==> flow/design.v <==
module ALU(
    input  [31:0] val_A,
    input  [31:0] val_B,
    input  [2:0]  ALU_op,
    output logic [31:0] ALU_out,
    output logic [7:0]  ALU_flags
);
    logic [31:0] sum_result;
    logic [31:0] diff_result;
    logic        overflow_add, overflow_sub;
    logic        signed_ge, signed_lt, signed_gt, signed_le;
    always_comb begin
        sum_result = $signed(val_A) + $signed(val_B);
        diff_result = $signed(val_A) - $signed(val_B);
        overflow_add = (val_A[31] == val_B[31]) && (val_A[31] != sum_result[31]);
        overflow_sub = (val_A[31] != val_B[31]) && (val_A[31] != diff_result[31]);
        signed_ge = ($signed(val_A) >= $signed(val_B));
        signed_lt = ($signed(val_A) < $signed(val_B));
        signed_gt = ($signed(val_A) > $signed(val_B));
        signed_le = ($signed(val_A) <= $signed(val_B));
        case(ALU_op)
            3'b000: begin  
                ALU_out = sum_result;
                ALU_flags[4] = overflow_add;
            end
            3'b001: begin  
                ALU_out = diff_result;
                ALU_flags[4] = overflow_sub;
            end
            3'b010: begin  
                ALU_out = val_A & val_B;
                ALU_flags[4] = 1'b0;
            end
            3'b011: begin  
                ALU_out = val_A | val_B;
                ALU_flags[4] = 1'b0;
            end
            3'b100: begin  
                ALU_out = val_A ^ val_B;
                ALU_flags[4] = 1'b0;
            end
            3'b101: begin  
                ALU_out = ~val_A;
                ALU_flags[4] = 1'b0;
            end
            default: begin  
                ALU_out = 32'b0;
                ALU_flags[4] = 1'b0;
            end
        endcase
        ALU_flags[7] = ALU_out[31];                     
        ALU_flags[6] = (ALU_out == 32'b0);              
        ALU_flags[5] = 1'b0;                            
        ALU_flags[3] = signed_ge;                       
        ALU_flags[2] = signed_lt;                       
        ALU_flags[1] = signed_gt;                       
        ALU_flags[0] = signed_le;                       
    end
endmodule
module shifter(
    input  [31:0] shift_in,     
    input  [1:0]  shift_op,     
    input  [4:0]  shift_amt,    
    output logic [31:0] shift_out   
);
    logic [4:0] valid_shift_amt;
    logic [31:0] rotate_amount;
    assign valid_shift_amt = (shift_amt > 5'd31) ? 5'd31 : shift_amt;
    assign rotate_amount = 32 - valid_shift_amt;
    always_comb begin
        case (shift_op)
            2'b00: begin  
                shift_out = shift_in << valid_shift_amt;
            end
            2'b01: begin  
                shift_out = shift_in >> valid_shift_amt;
            end
            2'b10: begin  
                shift_out = $signed(shift_in) >>> valid_shift_amt;
            end
            2'b11: begin  
                if (valid_shift_amt == 5'd0) begin
                    shift_out = shift_in;   
                end else begin
                    shift_out = (shift_in >> valid_shift_amt) | 
                               (shift_in << rotate_amount);
                end
            end
            default: begin  
                shift_out = shift_in;
            end
        endcase
    end
endmodule
module status_reg_block(
    input  clk,
    input  rst_n,
    input         en_status,     
    input         status_rdy,    
    input  [31:0] status_in,     
    output logic [31:0] status_out   
);
    logic [31:0] status_reg;
    assign status_out = status_rdy ? status_in : status_reg;
    always_ff @(posedge clk or negedge rst_n) begin
        if (!rst_n) begin
            status_reg <= 32'b0;   
        end else if (en_status) begin
            status_reg <= status_in;
        end
    end
endmodule
module regfile(
    input  clk,
    input  [31:0] w_data1,
    input  [3:0]  w_addr1,
    input         w_en1,
    input  [31:0] w_data2,
    input  [3:0]  w_addr2,
    input         w_en2,
    input  [31:0] w_data_ldr,
    input  [3:0]  w_addr_ldr,
    input         w_en_ldr,
    input  [3:0]  A_addr,
    input  [3:0]  B_addr,
    input  [3:0]  shift_addr,
    input  [3:0]  str_addr,
    input  [3:0]  reg_addr,
    input  [1:0]  sel_pc,
    input         load_pc,
    input  [10:0] start_pc,
    input  [10:0] dp_pc,
    output logic [31:0] A_data,
    output logic [31:0] B_data,
    output logic [31:0] shift_data,
    output logic [31:0] str_data,
    output logic [10:0] pc_out,
    output logic [31:0] reg_output
);
    logic [31:0] registers[1:15];   
    logic [10:0] pc_in;
    assign A_data      = (A_addr == 4'd0)     ? 32'b0 : registers[A_addr];
    assign B_data      = (B_addr == 4'd0)     ? 32'b0 : registers[B_addr];
    assign shift_data  = (shift_addr == 4'd0) ? 32'b0 : registers[shift_addr];
    assign str_data    = (str_addr == 4'd0)   ? 32'b0 : registers[str_addr];
    assign reg_output  = (reg_addr == 4'd0)   ? 32'b0 : registers[reg_addr];
    assign pc_out      = registers[4'd15][10:0];   
    assign pc_in       = pc_out + 1'b1;
    always_ff @(posedge clk) begin
        if (w_en1 && w_addr1 != 4'd0) begin
            registers[w_addr1] <= w_data1;
        end else if (w_en2 && w_addr2 != 4'd0) begin
            registers[w_addr2] <= w_data2;
        end else if (w_en_ldr && w_addr_ldr != 4'd0) begin
            registers[w_addr_ldr] <= w_data_ldr;
        end
        if (load_pc) begin
            case (sel_pc)
                2'b01: registers[4'd15] <= {21'b0, start_pc};
                2'b11: registers[4'd15] <= {21'b0, dp_pc};
                default: registers[4'd15] <= {21'b0, pc_in};
            endcase
        end
    end
endmodule
module idecoder(
    input  [31:0] instr,      
    output logic [3:0]  cond,       
    output logic [6:0]  opcode,     
    output logic        en_status,  
    output logic [3:0]  rn,         
    output logic [3:0]  rd,         
    output logic [3:0]  rs,         
    output logic [3:0]  rm,         
    output logic [1:0]  shift_op,   
    output logic [4:0]  imm5,       
    output logic [11:0] imm12,      
    output logic [23:0] imm24,      
    output logic        P,          
    output logic        U,          
    output logic        W           
);
    logic type_I;    
    logic type_RS;   
    assign cond = instr[31:28];       
    assign type_I = instr[25];        
    assign P = instr[24];             
    assign U = instr[23];             
    assign W = instr[21];             
    assign en_status = instr[20];     
    assign rn = instr[19:16];         
    assign rd = instr[15:12];         
    assign rs = instr[11:8];          
    assign rm = instr[3:0];           
    assign shift_op = instr[6:5];     
    assign imm5 = instr[11:7];        
    assign imm12 = instr[11:0];       
    assign imm24 = instr[23:0];       
    assign type_RS = ~type_I & (instr[4] == 1'b1);
    always_comb begin
        case (instr[27:26])
            2'b00: begin  
                if (instr[27:21] == 7'b0011001) begin  
                    opcode = 7'b0000000;
                end else if (instr[27:21] == 7'b0001000) begin  
                    opcode = 7'b0000001;
                end else if (instr[27:21] == 7'b0001001) begin  
                    if (instr[5] == 1'b0) begin   
                        opcode = 7'b1001001;
                    end else begin               
                        opcode = 7'b1001101;
                    end
                end else begin
                    if (type_I) begin
                        case (instr[24:21])
                            4'b0100: opcode = 7'b0000100;  
                            4'b0010: opcode = 7'b0001001;  
                            4'b1010: opcode = 7'b0001010;  
                            4'b0000: opcode = 7'b0001011;  
                            4'b1100: opcode = 7'b0001100;  
                            4'b0001: opcode = 7'b0001101;  
                            4'b1101: opcode = 7'b0000000;  
                            default: opcode = 7'b0000001;  
                        endcase
                    end else if (type_RS) begin
                        case (instr[24:21])
                            4'b0100: opcode = 7'b0111000;  
                            4'b0010: opcode = 7'b0111001;  
                            4'b1010: opcode = 7'b0111010;  
                            4'b0000: opcode = 7'b0111011;  
                            4'b1100: opcode = 7'b0111100;  
                            4'b0001: opcode = 7'b0111101;  
                            4'b1101: opcode = 7'b0110000;  
                            default: opcode = 7'b0000001;  
                        endcase
                    end else begin
                        case (instr[24:21])
                            4'b0100: opcode = 7'b0011000;  
                            4'b0010: opcode = 7'b0011001;  
                            4'b1010: opcode = 7'b0011010;  
                            4'b0000: opcode = 7'b0011011;  
                            4'b1100: opcode = 7'b0011100;  
                            4'b0001: opcode = 7'b0011101;  
                            4'b1101: opcode = 7'b0010000;  
                            default: opcode = 7'b0000001;  
                        endcase
                    end
                end
            end
            2'b01: begin  
                if (instr[20] == 1'b1) begin  
                    if (instr[25] == 1'b0) begin  
                        if (instr[19:16] == 4'b1111) begin  
                            opcode = 7'b1000000;
                        end else begin  
                            opcode = 7'b1100000;
                        end
                    end else begin  
                        opcode = 7'b1101000;
                    end
                end else begin  
                    if (instr[25] == 1'b0) begin  
                        opcode = 7'b1110000;
                    end else begin  
                        opcode = 7'b1111000;
                    end
                end
            end
            2'b10: begin  
                if (instr[25:24] == 2'b10) begin  
                    opcode = 7'b1001000;
                end else begin  
                    opcode = 7'b1001100;
                end
            end
            default: begin  
                opcode = 7'b0000001;  
            end
        endcase
    end
endmodule
module controller(
    input  clk,
    input  rst_n,
    input  [6:0]  opcode,
    input  [31:0] status_reg,
    input  [3:0]  cond,
    input         P,
    input         U,
    input         W,
    input         en_status_decode,
    output logic         waiting,
    output logic         w_en1,
    output logic         w_en2,
    output logic         w_en_ldr,
    output logic         sel_load_LR,
    output logic [1:0]   sel_A_in,
    output logic [1:0]   sel_B_in,
    output logic [1:0]   sel_shift_in,
    output logic         en_A,
    output logic         en_B,
    output logic         en_C,
    output logic         en_S,
    output logic         sel_A,
    output logic         sel_B,
    output logic         sel_post_indexing,
    output logic [2:0]   ALU_op,
    output logic         en_status,
    output logic         status_rdy,
    output logic         load_ir,
    output logic         load_pc,
    output logic [1:0]   sel_pc,
    output logic         ram_w_en1,
    output logic         ram_w_en2
);
    localparam [3:0] RESET = 4'd0;
    localparam [3:0] FETCH = 4'd1;
    localparam [3:0] FETCH_WAIT = 4'd2;
    localparam [3:0] DECODE = 4'd3;
    localparam [3:0] EXECUTE = 4'd4;
    localparam [3:0] MEMORY_INCREMENT_PC = 4'd5;
    localparam [3:0] MEMORY_WAIT = 4'd6;
    localparam [3:0] WRITE_BACK = 4'd7;
    localparam [3:0] LOAD_PC_START = 4'd8;
    localparam [6:0] NOP = 7'b0000000;
    localparam [6:0] HLT = 7'b0000001;
    localparam [6:0] MOV_I = 7'b0001000;
    localparam [3:0] CMP = 4'b1010;
    localparam [2:0] ALU_ADD = 3'b000;
    localparam [2:0] ALU_SUB = 3'b001;
    localparam [2:0] ALU_AND = 3'b010;
    localparam [2:0] ALU_ORR = 3'b011;
    localparam [2:0] ALU_XOR = 3'b100;
    logic N, Z, C, V;
    assign N = status_reg[31];
    assign Z = status_reg[30];
    assign C = status_reg[29];
    assign V = status_reg[28];
    logic [3:0] state;
    always_ff @(posedge clk or negedge rst_n) begin
        if (!rst_n) begin
            state <= RESET;
        end else begin
            case (state)
                RESET: begin
                    state <= LOAD_PC_START;
                end
                LOAD_PC_START: begin
                    state <= FETCH;
                end
                FETCH: begin
                    state <= FETCH_WAIT;
                end
                FETCH_WAIT: begin
                    state <= DECODE;
                end
                DECODE: begin
                    state <= EXECUTE;
                end
                EXECUTE: begin
                    state <= MEMORY_INCREMENT_PC;
                end
                MEMORY_INCREMENT_PC: begin
                    state <= MEMORY_WAIT;
                end
                MEMORY_WAIT: begin
                    state <= WRITE_BACK;
                end
                WRITE_BACK: begin
                    state <= FETCH;
                end
                default: begin
                    state <= RESET;
                end
            endcase
        end
    end
    always_comb begin
        waiting = 1'b1;
        w_en1 = 1'b0;
        w_en2 = 1'b0;
        w_en_ldr = 1'b0;
        sel_load_LR = 1'b0;
        sel_A_in = 2'b00;
        sel_B_in = 2'b00;
        sel_shift_in = 2'b00;
        en_A = 1'b0;
        en_B = 1'b0;
        en_C = 1'b0;
        en_S = 1'b0;
        sel_A = 1'b0;
        sel_B = 1'b0;
        sel_post_indexing = 1'b0;
        ALU_op = ALU_ADD;
        en_status = 1'b0;
        status_rdy = 1'b0;
        load_ir = 1'b0;
        load_pc = 1'b0;
        sel_pc = 2'b00;
        ram_w_en1 = 1'b0;
        ram_w_en2 = 1'b0;
        case (state)
            RESET: begin
                waiting = 1'b1;
            end
            LOAD_PC_START: begin
                waiting = 1'b1;
                load_pc = 1'b1;
                sel_pc = 2'b01;
            end
            FETCH: begin
                waiting = 1'b1;
            end
            FETCH_WAIT: begin
                waiting = 1'b1;
            end
            DECODE: begin
                waiting = 1'b1;
                load_ir = 1'b1;
            end
            EXECUTE: begin
                waiting = 1'b1;
                if (opcode[6] == 1'b0 && cond != 4'b1111) begin
                    if (opcode[3]) begin
                        en_A = 1'b1;
                    end
                    if (opcode[4]) begin
                        en_B = 1'b1;
                    end
                    en_S = 1'b1;
                    if (opcode[4]) begin
                        sel_shift_in = 2'b00;
                    end else begin
                        sel_shift_in = 2'b00;
                    end
                end 
                else if (opcode[6:5] == 2'b11 || opcode[6:3] == 4'b1000) begin
                    if (opcode[3] == 1'b0) begin
                        if (opcode[6:4] == 3'b100) begin  
                            sel_A_in = 2'b11;  
                        end
                        sel_B_in = 2'b00;  
                        en_A = 1'b1;
                        en_B = 1'b0;
                        en_S = 1'b0;
                        sel_shift_in = 2'b00;
                    end 
                    else begin
                        sel_A_in = 2'b00;  
                        sel_B_in = 2'b00;  
                        en_A = 1'b1;
                        en_B = 1'b1;
                        en_S = 1'b1;
                        sel_shift_in = 2'b00;
                    end
                end 
                else if (opcode[6:3] == 4'b1001) begin
                    en_A = 1'b0;
                    if (opcode[1]) begin
                        en_B = 1'b1;
                    end
                    en_S = 1'b1;
                    sel_shift_in = 2'b11;
                end
            end
            MEMORY_INCREMENT_PC: begin
                waiting = 1'b1;
                en_C = 1'b1;
                if (opcode[6] == 1'b0 && cond != 4'b1111) begin
                    sel_pc = 2'b00;
                    load_pc = 1'b1;
                    case (opcode[2:0])
                        3'b000: ALU_op = ALU_ADD;
                        3'b001: ALU_op = ALU_SUB;
                        3'b010: ALU_op = ALU_AND;
                        3'b011: ALU_op = ALU_ORR;
                        3'b100: ALU_op = ALU_XOR;
                        default: ALU_op = ALU_ADD;
                    endcase
                    if (opcode[3] == 1'b0) begin
                        sel_A = 1'b1;
                    end
                    if (opcode[4] == 1'b0) begin
                        sel_B = 1'b1;
                    end
                    sel_post_indexing = 1'b0;
                    sel_load_LR = 1'b0;
                    en_status = en_status_decode;
                    if (opcode[3:0] != CMP) begin
                        w_en1 = 1'b1;
                    end
                    ram_w_en2 = 1'b0;
                end 
                else if (opcode[6:5] == 2'b11 || opcode[6:3] == 4'b1000) begin
                    sel_pc = 2'b00;
                    load_pc = 1'b1;
                    if (U == 1'b0) begin
                        ALU_op = ALU_SUB;
                    end else begin
                        ALU_op = ALU_ADD;
                    end
                    sel_A = 1'b0;  
                    sel_post_indexing = ~P;
                    if (opcode[3] == 1'b1) begin
                        sel_B = 1'b0;  
                    end else begin
                        sel_B = 1'b1;  
                    end
                    sel_load_LR = 1'b0;
                    en_status = en_status_decode;
                    w_en1 = 1'b0;
                    w_en2 = ~P | W;
                    if (opcode[4] == 1'b1) begin  
                        ram_w_en2 = 1'b1;
                    end else begin  
                        ram_w_en2 = 1'b0;
                    end
                end 
                else if (opcode[6:3] == 4'b1001) begin
                    if ((cond == 4'b0000 && Z) || 
                        (cond == 4'b0001 && ~Z) || 
                        (cond == 4'b0010 && C) || 
                        (cond == 4'b0011 && ~C) || 
                        (cond == 4'b0100 && N) || 
                        (cond == 4'b0101 && ~N) || 
                        (cond == 4'b0110 && V) || 
                        (cond == 4'b0111 && ~V) || 
                        (cond == 4'b1000 && C && ~Z) || 
                        (cond == 4'b1001 && (~C || Z)) || 
                        (cond == 4'b1010 && (N == V)) || 
                        (cond == 4'b1011 && (N != V)) || 
                        (cond == 4'b1100 && (~Z && (N == V))) || 
                        (cond == 4'b1101 && (Z || (N != V))) || 
                        (cond == 4'b1110)) begin
                        sel_pc = 2'b11;
                        load_pc = 1'b1;
                    end else begin
                        sel_pc = 2'b00;
                        load_pc = 1'b1;
                    end
                    if (opcode[2] == 1'b1) begin
                        w_en1 = 1'b1;
                        sel_load_LR = 1'b0;
                    end
                    ALU_op = ALU_ADD;
                    sel_A = 1'b1;
                    if (opcode[1] == 1'b1) begin
                        sel_B = 1'b0;
                    end else begin
                        sel_B = 1'b1;
                    end
                    sel_post_indexing = 1'b0;
                    en_status = 1'b0;
                end
            end
            MEMORY_WAIT: begin
                waiting = 1'b1;
                status_rdy = 1'b1;
            end
            WRITE_BACK: begin
                waiting = 1'b1;
                if (opcode[6:4] == 3'b110 || opcode[6:3] == 4'b1000) begin
                    w_en_ldr = 1'b1;
                end
            end
            default: begin
                waiting = 1'b1;
            end
        endcase
    end
endmodule
module datapath(
    input  clk,
    input  rst_n,
    input  [3:0]  w_addr1,
    input         w_en1,
    input  [3:0]  w_addr2,
    input         w_en2,
    input  [3:0]  w_addr_ldr,
    input         w_en_ldr,
    input  [31:0] w_data_ldr,
    input  [3:0]  A_addr,
    input  [3:0]  B_addr,
    input  [3:0]  shift_addr,
    input  [3:0]  str_addr,
    input  [3:0]  reg_addr,       
    input  [1:0]  sel_pc,
    input         load_pc,
    input  [10:0] start_pc,
    input  [1:0]  sel_A_in,
    input  [1:0]  sel_B_in,
    input  [1:0]  sel_shift_in,
    input         en_A,
    input         en_B,
    input         en_S,
    input  [31:0] shift_imme,
    input         sel_shift,
    input  [1:0]  shift_op,
    input         sel_A,
    input         sel_B,
    input         sel_post_indexing,
    input  [31:0] imme_data,
    input  [2:0]  ALU_op,
    input         en_status,
    input         status_rdy,
    input  [31:0] LR_in,
    input         sel_load_LR,
    output logic [31:0] datapath_out,
    output logic [31:0] status_out,
    output logic [31:0] str_data,
    output logic [10:0] PC,
    output logic [31:0] reg_output
);  
    logic [31:0] A_data, B_data, shift_data, str_data_rf;
    logic [10:0] pc_out;
    logic [31:0] reg_output_rf;
    logic [31:0] shift_out;
    logic [31:0] val_A, val_B, ALU_out, shift_amt, status_in;
    logic [7:0]  ALU_flags;
    logic [31:0] A_in, B_in, shift_in;
    logic [31:0] A_reg, B_reg, S_reg, status_out_reg;
    logic [31:0] w_data1;
    logic [3:0]  w_addr1_in;
    assign PC = pc_out;
    assign reg_output = reg_output_rf;
    assign status_out = status_out_reg;
    assign str_data = str_data_rf;
    regfile regfile(
        .clk(clk),
        .w_data1(w_data1),
        .w_addr1(w_addr1_in),
        .w_en1(w_en1),
        .w_data2(ALU_out),
        .w_addr2(w_addr2),
        .w_en2(w_en2),
        .w_data_ldr(w_data_ldr),
        .w_addr_ldr(w_addr_ldr),
        .w_en_ldr(w_en_ldr),
        .sel_pc(sel_pc),
        .load_pc(load_pc),
        .start_pc(start_pc),
        .dp_pc(ALU_out[10:0]),
        .A_addr(A_addr),
        .B_addr(B_addr),
        .shift_addr(shift_addr),
        .str_addr(str_addr),
        .A_data(A_data),
        .B_data(B_data),
        .shift_data(shift_data),
        .str_data(str_data_rf),
        .pc_out(pc_out),
        .reg_output(reg_output_rf),
        .reg_addr(reg_addr)
    );
    shifter shifter(
        .shift_in(B_reg),
        .shift_op(shift_op),
        .shift_amt(S_reg[4:0]),
        .shift_out(shift_out)
    );
    ALU alu(
        .val_A(val_A),
        .val_B(val_B),
        .ALU_op(ALU_op),
        .ALU_out(ALU_out),
        .ALU_flags(ALU_flags)
    );
    status_reg_block status_reg(
        .clk(clk),
        .rst_n(rst_n),
        .en_status(en_status),
        .status_rdy(status_rdy),
        .status_in(status_in),
        .status_out(status_out_reg)
    );
    assign status_in = {24'b0, ALU_flags};
    assign datapath_out = sel_post_indexing ? val_A : ALU_out;
    assign w_data1 = sel_load_LR ? LR_in : ALU_out;
    assign w_addr1_in = sel_load_LR ? 4'd14 : w_addr1;   
    assign val_A = sel_A ? 32'b0 : A_reg;
    assign val_B = sel_B ? imme_data : shift_out; 
    assign shift_amt = sel_shift ? shift_in : shift_imme;
    always_comb begin
        case (sel_A_in)
            2'b00: A_in = A_data;         
            2'b01: A_in = ALU_out;        
            2'b11: A_in = {21'b0, pc_out};  
            default: A_in = A_data;
        endcase
    end
    always_comb begin
        case (sel_B_in)
            2'b00: B_in = B_data;         
            2'b01: B_in = ALU_out;        
            2'b11: B_in = val_B;          
            default: B_in = B_data;
        endcase
    end
    always_comb begin
        case (sel_shift_in)
            2'b00: shift_in = shift_data;  
            2'b01: shift_in = ALU_out;     
            2'b11: shift_in = 32'b0;       
            default: shift_in = shift_data;
        endcase
    end
    always_ff @(posedge clk or negedge rst_n) begin
        if (!rst_n) begin
            A_reg <= 32'b0;
        end else if (en_A) begin
            A_reg <= A_in;
        end
    end
    always_ff @(posedge clk or negedge rst_n) begin
        if (!rst_n) begin
            B_reg <= 32'b0;
        end else if (en_B) begin
            B_reg <= B_in;
        end
    end
    always_ff @(posedge clk or negedge rst_n) begin
        if (!rst_n) begin
            S_reg <= 32'b0;
        end else if (en_S) begin
            S_reg <= shift_amt;
        end
    end
endmodule
module cpu (
    input  clk,
    input  rst_n,
    input  [31:0] instr,
    input  [31:0] ram_data2,
    input  [10:0] start_pc,
    input  [3:0]  reg_addr,   
    output logic         waiting,
    output logic         ram_w_en1,
    output logic         ram_w_en2,
    output logic [10:0]  ram_addr2,
    output logic [31:0]  ram_in2,
    output logic [31:0]  status_out,
    output logic [31:0]  datapath_out,
    output logic [10:0]  pc_out,
    output logic [31:0]  reg_output
);
    logic [31:0] instr_reg;
    logic [3:0]  cond;            
    logic [6:0]  opcode;          
    logic        en_status_decode;  
    logic [3:0]  rn, rd, rs, rm;  
    logic [1:0]  shift_op;        
    logic [4:0]  imm5;            
    logic [11:0] imm12;           
    logic [23:0] imm24;           
    logic        P, U, W;         
    logic [3:0] rt;
    assign rt = rd;
    logic [31:0] status_out_dp;
    logic [31:0] datapath_out_dp;
    logic [31:0] str_data_dp;
    logic [10:0] pc_out_dp;
    logic [31:0] reg_output_dp;
    logic        waiting_ctrl;
    logic        w_en1, w_en2, w_en_ldr, sel_load_LR;
    logic [1:0]  sel_A_in, sel_B_in, sel_shift_in;
    logic        en_A, en_B, en_C, en_S;
    logic        sel_A, sel_B, sel_post_indexing;
    logic [2:0]  ALU_op;
    logic        en_status, status_rdy_ctrl;
    logic        load_ir, load_pc_ctrl;
    logic [1:0]  sel_pc_ctrl;
    logic        ram_w_en1_ctrl, ram_w_en2_ctrl;
    assign waiting = waiting_ctrl;
    assign status_out = status_out_dp;
    assign datapath_out = datapath_out_dp;
    assign pc_out = pc_out_dp;
    assign reg_output = reg_output_dp;
    assign ram_addr2 = datapath_out_dp[10:0];
    assign ram_in2 = str_data_dp;
    assign ram_w_en1 = ram_w_en1_ctrl;
    assign ram_w_en2 = ram_w_en2_ctrl;
    idecoder idecoder(
        .instr(instr_reg),
        .cond(cond),
        .opcode(opcode),
        .en_status(en_status_decode),
        .rn(rn),
        .rd(rd),
        .rs(rs),
        .rm(rm),
        .shift_op(shift_op),
        .imm5(imm5),
        .imm12(imm12),
        .imm24(imm24),
        .P(P),
        .U(U),
        .W(W)
    );
    datapath datapath(
        .clk(clk),
        .rst_n(rst_n),
        .LR_in(ram_data2),
        .sel_load_LR(sel_load_LR),
        .w_addr1(rd),
        .w_en1(w_en1),
        .w_addr2(rn),
        .w_en2(w_en2),
        .w_addr_ldr(rt),            
        .w_en_ldr(w_en_ldr),
        .w_data_ldr(ram_data2),     
        .A_addr(rn),
        .B_addr(rm),
        .shift_addr(rs),
        .str_addr(rt),
        .reg_addr(reg_addr),        
        .sel_pc(sel_pc_ctrl),
        .load_pc(load_pc_ctrl),
        .start_pc(start_pc),
        .sel_A_in(sel_A_in),
        .sel_B_in(sel_B_in),
        .sel_shift_in(sel_shift_in),
        .en_A(en_A),
        .en_B(en_B),
        .en_S(en_S),
        .shift_imme({27'd0, imm5}),
        .sel_shift(1'b0),           
        .shift_op(shift_op),
        .sel_A(sel_A),
        .sel_B(sel_B),
        .sel_post_indexing(sel_post_indexing),
        .imme_data({20'd0, imm12}),
        .ALU_op(ALU_op),
        .en_status(en_status),
        .status_rdy(status_rdy_ctrl),
        .datapath_out(datapath_out_dp),
        .status_out(status_out_dp),
        .str_data(str_data_dp),
        .PC(pc_out_dp),
        .reg_output(reg_output_dp)
    );
    controller controller(
        .clk(clk),
        .rst_n(rst_n),
        .opcode(opcode),
        .status_reg(status_out_dp),
        .cond(cond),
        .P(P),
        .U(U),
        .W(W),
        .en_status_decode(en_status_decode),
        .waiting(waiting_ctrl),
        .w_en1(w_en1),
        .w_en2(w_en2),
        .w_en_ldr(w_en_ldr),
        .sel_load_LR(sel_load_LR),
        .sel_A_in(sel_A_in),
        .sel_B_in(sel_B_in),
        .sel_shift_in(sel_shift_in),
        .en_A(en_A),
        .en_B(en_B),
        .en_C(en_C),
        .en_S(en_S),
        .sel_A(sel_A),
        .sel_B(sel_B),
        .sel_post_indexing(sel_post_indexing),
        .ALU_op(ALU_op),
        .en_status(en_status),
        .status_rdy(status_rdy_ctrl),
        .load_ir(load_ir),
        .load_pc(load_pc_ctrl),
        .sel_pc(sel_pc_ctrl),
        .ram_w_en1(ram_w_en1_ctrl),
        .ram_w_en2(ram_w_en2_ctrl)
    );
    always_ff @(posedge clk or negedge rst_n) begin
        if (!rst_n) begin
            instr_reg <= 32'b0;
        end else if (load_ir) begin
            instr_reg <= instr;
        end
    end
endmodule
## Reports on cpu

The steps from the RTL of cpu to its reports follow in flow order.
Lines are those of the file above, counted from 1.
Operators: Yosys type, input widths -> output width; for muxes data width and select width s.
Library cell names are shortened.
Not given: -

| inputs | value |
|---|---|
| design top | cpu |
| clock | clk |
| standard-cell library | sky130hd |
| timing corner | tt_025C_1v80 |

## Elaborated design

Source: Yosys, flattened and elaborated, memories not mapped. Widths are those after wreduce; folded enables and synchronous resets count as part of the registers. Registers that Yosys merges into a memory's read port (data or address) are not register bits. Print and check cells do not count.
Memory sizes are those after Yosys's memory passes, which may raise the word count (mostly to a power of two), join words into wider ones and drop unused or constant bits.

| storage and ports | value |
|---|---|
| memory cells | 2 |
| bits in read-only memories | 64 |
| output and inout port bits | 153 |
| RAM bits | 480 |
| word width x clocked read ports | 4 |
| flip-flop bits (word level) | 108 |
| elaborated cells | 280 |

Memory list:

| name | words | width | rd ports | write ports | line | RTL |
|---|---|---|---|---|---|---|
| datapath.regfile.registers | 15 | 32 | 5 | 2 | 140 | `logic [31:0] registers[1:15];` |
| (name not given) | 16 | 4 | 1 | 0 | 344 | `case (state)` |

| cells by class | value |
|---|---|
| equality and inequality tests | 62 |
| reduce/logical cells | 56 |
| $add $sub $neg | 4 |
| muxes and demuxes | 125 |
| order comparisons | 5 |
| bitwise operators | 17 |
| shift operators | 4 |

Operators with widths:

| kind | number |
|---|---|
| $mux 32 | 24 |
| $pmux 32 s6 | 1 |
| $pmux 32 s4 | 1 |
| $or 32x32->32 | 2 |
| $pmux 32 s2 | 1 |
| $mux 1 | 62 |
| $eq 4x4->1 const B | 14 |
| $mux 7 | 7 |
| $pmux 6 s7 | 1 |
| $eq 4x3->1 const B | 9 |
| $pmux 5 s7 | 1 |
| $add 32x32->32 | 1 |
| $sub 32x32->32 | 1 |
| $ge 32x32->1 | 1 |
| $gt 32x32->1 | 1 |
| $le 32x32->1 | 1 |
| $lt 32x32->1 | 1 |
| $and 32x32->32 | 1 |
| $xor 32x32->32 | 1 |
| $shl 32x32->32 | 1 |
| $shl 32x5->32 | 1 |
| $shr 32x5->32 | 1 |
| $sshr 32x5->32 | 1 |
| $not 32->32 | 1 |
| $logic_not 32->1 | 1 |
| $reduce_or 32->1 | 1 |
| $pmux 4 s7 | 1 |
| $logic_not 4->1 | 6 |

Other operator kinds: 42; their cells: 128.

## Longest topological paths

Longest topological path by Yosys (ltp), each cell counted once; first at word level (registers and memories cut), then after technology mapping (sequential cells cut; the memories' decode and read muxes count).

| logic depth | value |
|---|---|
| word-level depth | 26 |
| ABC_AREA | 0 |
| depth in mapped cells | 29 |

## Mapped cells and area

Source: synth_stat.txt of the flow (Yosys; design flattened, memories mapped). It holds for the ABC_AREA given above (unset counts as 0); a run with the other value may have another netlist.
Totals and module areas in this step are rounded.

Cells by type:

| cell type | number | total area (um^2) |
|---|---|---|
| edfxtp_1 | 459 | 1.38E+04 |
| mux4_2 | 417 | 9.39E+03 |
| dfrtp_1 | 112 | 2.8E+03 |
| mux2i_1 | 247 | 2.47E+03 |
| mux2_2 | 147 | 1.66E+03 |
| nand2_1 | 425 | 1595.28 |
| nor2_1 | 399 | 1.5E+03 |
| a21oi_1 | 296 | 1.48E+03 |
| ha_1 | 115 | 1438.88 |
| a211oi_1 | 170 | 1.28E+03 |
| o21ai_0 | 248 | 1241.19 |
| clkbuf_1 | 303 | 1.14E+03 |
| a22oi_1 | 80 | 600.576 |
| o211ai_1 | 80 | 600.576 |
| buf_4 | 59 | 442.925 |
| dfxtp_1 | 21 | 420.403 |
| a21o_1 | 52 | 390.374 |
| inv_1 | 104 | 390.374 |

Not listed: further types 99, cells in them 763.

| synthesis totals | value |
|---|---|
| mapped area | 48040 um^2 |
| flip-flop cells | 592 |
| sequential part of the area | 17010 um^2 |
| buffers | 459 |
| mapped cells | 4497 |

The figures by module come from a second, unflattened synthesis with its own total; it is not the netlist above.

| second synthesis, totals | value |
|---|---|
| cells (unflattened synthesis) | 5114 |
| area total of the unflattened synthesis | 58070 um^2 |

Each row is one instance without its submodules.

By module:

| module | area (um^2) | sequential area (um^2) | cells | times used |
|---|---|---|---|---|
| regfile | 34710 | 14200 | 2284 | 1 |
| shifter | 7122 | 0.0 | 922 | 1 |
| ALU | 5944 | 0.0 | 927 | 1 |
| datapath | 5330 | 1727 | 569 | 1 |
| status_reg_block | 1889 | 800.8 | 104 | 1 |
| cpu | 1431 | 800.8 | 80 | 1 |
| idecoder | 872.1 | 0.0 | 121 | 1 |
| controller | 769.5 | 100.1 | 107 | 1 |

## Timing after synthesis

Source: OpenSTA report_checks on the synthesized netlist (no wires, ideal clock, input and output delay 20% of the period each), path of least setup slack; recovery checks are left aside. Register names are those of the netlist, which keeps one name where synthesis merged equal registers.

| timing path post-synthesis | value |
|---|---|
| kind | reg2out |
| start point | reg instr_reg[26] |
| end point | out status_out[6] |
| buffers on the path | 2 |
| delay of the path | 6.714 ns |
| setup slack | 2.886 ns |
| stages | 28 |
| period | 12.0 ns |
| launch time at the first pin | 0.000 ns |
| arrival time | 6.714 ns |
| period reached after synthesis | 9.114 ns |

"delay of the path" = arrival - input delay + setup time.
A path that ends at an output port has no setup time.
"stages": output pins that drive a net of the path, with the launching flip-flop's if there is one; two outputs of one cell count as two.
"period reached after synthesis" = period - worst setup slack (recovery checks aside). The figure is calculated, with input and output delays left at 20% of the set period.
Between the ends stands the longest chain of elaborated cells between them, by number of cells; it is not shown to be the way that was timed. Of several equally long chains one is given.
Each line given opens the expression or statement behind the cell; cells for indexed reads and writes are added by Yosys, which also makes memories of some case tables.

| on the way, post-synthesis | value |
|---|---|
| path through | dfrtp_1 inv_1 ha_1 inv_2 a2111oi_2 a22o_1 a21oi_1 o21ai_1 nand2_1 a21oi_1 or3_1 clkbuf_1 buf_1 o211ai_1 o21a_1 ha_1 or4_1 nand2b_4 a311oi_1 o31ai_2 o21ai_2 a31oi_1 o41ai_1 xnor2_1 o211ai_1 or4_1 or4_1 o21ai_1 |
| cells in the longest elaborated chain | 15 |
| elaborated cells between the ends (all ways) | 52 |
| those cells by class | add/sub (2); eq/ne (17); mux (23); logic (5); reduce/logical (5) |

Ends and longest elaborated chain, post-synthesis:

| element | line | RTL |
|---|---|---|
| from (decl) | 746 | `logic [31:0] instr_reg;` |
| from (assign) | 877 | `instr_reg <= 32'b0;` |
| from (assign) | 879 | `instr_reg <= instr;` |
| $eq 7x4->1 | 207 | `end else if (instr[27:21] == 7'b0001001) begin` |
| $mux 7 | 207 |  |
| $mux 7 | 205 | `end else if (instr[27:21] == 7'b0001000) begin` |
| $mux 7 | 203 | `if (instr[27:21] == 7'b0011001) begin` |
| $pmux 7 s3 | 201 | `case (instr[27:26])` |
| $eq 4x4->1 | 519 | `else if (opcode[6:3] == 4'b1001) begin` |
| $mux 1 | 519 |  |
| $mux 1 | 494 | `else if (opcode[6:5] == 2'b11 \|\| opcode[6:3] == 4'b1000) begin` |
| $mux 1 | 469 | `if (opcode[6] == 1'b0 && cond != 4'b1111) begin` |
| $mux 1 | 402 | `case (state)` |
| $mux 32 | 680 | `assign val_A = sel_A ? 32'b0 : A_reg;` |
| $sub 32x32->32 | 14 | `diff_result = $signed(val_A) - $signed(val_B);` |
| $pmux 32 s6 | 21 | `case(ALU_op)` |
| $logic_not 32->1 | 52 | `ALU_flags[6] = (ALU_out == 32'b0);` |
| $mux 8 | 104 | `assign status_out = status_rdy ? status_in : status_reg;` |
| to (decl) | 741 | `output logic [31:0]  status_out,` |

## Worst path after layout

Path of least setup slack in the final report of run 4 (OpenROAD, finished layout, wires in). Where an end is a register, its clock arrival counts in the times.

| timing path after layout | value |
|---|---|
| kind | reg2out |
| start point | reg datapath.S_reg[1] |
| end point | out status_out[6] |
| arrival time | 7.34 ns |
| launch time at the first pin | 0.69 ns |
| period | 8.53 ns |
| setup slack | -0.52 ns |
| stages | 29 |
| buffers on the path | 5 |

Between the ends stands the longest chain of elaborated cells between them, by number of cells; it is not shown to be the way that was timed. Of several equally long chains one is given.

| on the way, after layout | value |
|---|---|
| path through | dfrtp_4 buf_6 buf_16 mux2i_2 nand2_1 a21bo_2 nand2b_4 o31a_1 a21o_1 buf_6 o22ai_2 mux2i_1 o21ai_2 o311ai_1 buf_4 ha_4 or3_4 or4_4 or2_4 o21bai_2 a21bo_1 a41oi_2 a21boi_2 a221oi_2 o221ai_2 or4_1 or4_4 o21ai_2 buf_2 |
| cells in the longest elaborated chain | 12 |
| elaborated cells between the ends (all ways) | 20 |
| those cells by class | add/sub (3); compare (1); shift (4); mux (6); logic (4); reduce/logical (2) |

Ends and longest elaborated chain, after layout:

| element | line | RTL |
|---|---|---|
| from (decl) | 621 | `logic [31:0] A_reg, B_reg, S_reg, status_out_reg;` |
| from (assign) | 723 | `S_reg <= 32'b0;` |
| from (assign) | 725 | `S_reg <= shift_amt;` |
| $gt 5x5->1 | 68 | `assign valid_shift_amt = (shift_amt > 5'd31) ? 5'd31 : shift_amt;` |
| $mux 5 | 68 |  |
| $sub 6x5->7 | 69 | `assign rotate_amount = 32 - valid_shift_amt;` |
| $shl 32x32->32 | 86 | `(shift_in << rotate_amount);` |
| $or 32x32->32 | 85 | `shift_out = (shift_in >> valid_shift_amt) \|` |
| $mux 32 | 82 | `if (valid_shift_amt == 5'd0) begin` |
| $pmux 32 s4 | 71 | `case (shift_op)` |
| $mux 32 | 681 | `assign val_B = sel_B ? imme_data : shift_out;` |
| $sub 32x32->32 | 14 | `diff_result = $signed(val_A) - $signed(val_B);` |
| $pmux 32 s6 | 21 | `case(ALU_op)` |
| $logic_not 32->1 | 52 | `ALU_flags[6] = (ALU_out == 32'b0);` |
| $mux 8 | 104 | `assign status_out = status_rdy ? status_in : status_reg;` |
| to (decl) | 741 | `output logic [31:0]  status_out,` |

# Flow runs of cpu

Record of 4 stored runs of the RTL-to-layout flow on cpu, platform sky130hd. The runs are unordered. Constraints: input delay and output delay 20% of the set period each, output load 0.01 pF.
"period achieved" is the run's clock period less its worst setup slack. It is reckoned from that one timing run; input and output delays stay at 20% of the period that was set.
By "critical setup path time" is meant the share of the clock period that the worst setup path is allowed (20% is reserved at inputs, 20% at outputs), minus its slack. Clock arrival times at its registers enter into it.
"overall power": no workload was simulated; the value follows from the tool's default switching activity.
Values from the reports are rounded here.
Among the settings, n/a means not set for that run.
Among the results, n/a means that no value is shown for the run.

| setting or result | run 1 | run 2 | run 3 | run 4 |
|---|---|---|---|---|
| ABC_AREA | 1 | n/a | 1 | n/a |
| CAP_MARGIN | 20 | 40 | 20 | 40 |
| CELL_PAD_IN_SITES_GLOBAL_PLACEMENT | 3 | n/a | 3 | n/a |
| CORE_UTILIZATION | 48 | 25 | 48 | 35 |
| CTS_CLUSTER_SIZE | 55 | 33 | 55 | n/a |
| GPL_ROUTABILITY_DRIVEN | 1 | 0 | 1 | 1 |
| HOLD_SLACK_MARGIN | 0.03 | 0.22 | 0.03 | n/a |
| MAX_ROUTING_LAYER | met5 | met4 | met5 | n/a |
| MIN_ROUTING_LAYER | met1 | met2 | met1 | met1 |
| SETUP_SLACK_MARGIN | 1.45 | n/a | 1.45 | 0.36 |
| SLEW_MARGIN | 15 | 20 | 5 | 35 |
| TNS_END_PERCENT | 5 | 95 | 5 | n/a |
| period_ns | 10.1 | 15.5 | 10.1 | 8.53 |
| CORE_MARGIN | 2 | 10 | 2 | 2 |
| CELL_PAD_IN_SITES_DETAIL_PLACEMENT | n/a | 1 | n/a | 0 |
| CORE_ASPECT_RATIO | n/a | 1.44 | n/a | n/a |
| CTS_CLUSTER_DIAMETER | n/a | 352 | 91 | n/a |
| GPL_TIMING_DRIVEN | n/a | 0 | 0 | n/a |
| PLACE_DENSITY | n/a | 0.87 | n/a | n/a |
| PLACE_DENSITY_LB_ADDON | n/a | n/a | n/a | 0.06 |
| utilization after layout | n/a | n/a | n/a | 0.459 |
| worst slack on setup checks (ns) | n/a | n/a | n/a | -0.516 |
| period achieved (ns) | n/a | n/a | n/a | 9.046 |
| worst hold slack (ns) | n/a | n/a | n/a | 0.483 |
| overall power (mW) | n/a | n/a | n/a | 16.94 |
| synthesized cell area (um^2) | n/a | n/a | n/a | 48040 |
| total negative slack on setup checks (ns) | n/a | n/a | n/a | -0.516 |
| critical setup path time (ns) | n/a | n/a | n/a | 7.34 |
| critical path kind | n/a | n/a | n/a | reg2out |
| standard-cell area of the final layout (um^2) | n/a | n/a | n/a | 62270 |
| full die area (um^2) | n/a | n/a | n/a | 140200 |

Run 1: unfinished; error GPL-0301 in placement
Run 2: unfinished; error GRT-0116 in routing
Run 3: unfinished; error GPL-0301 in placement
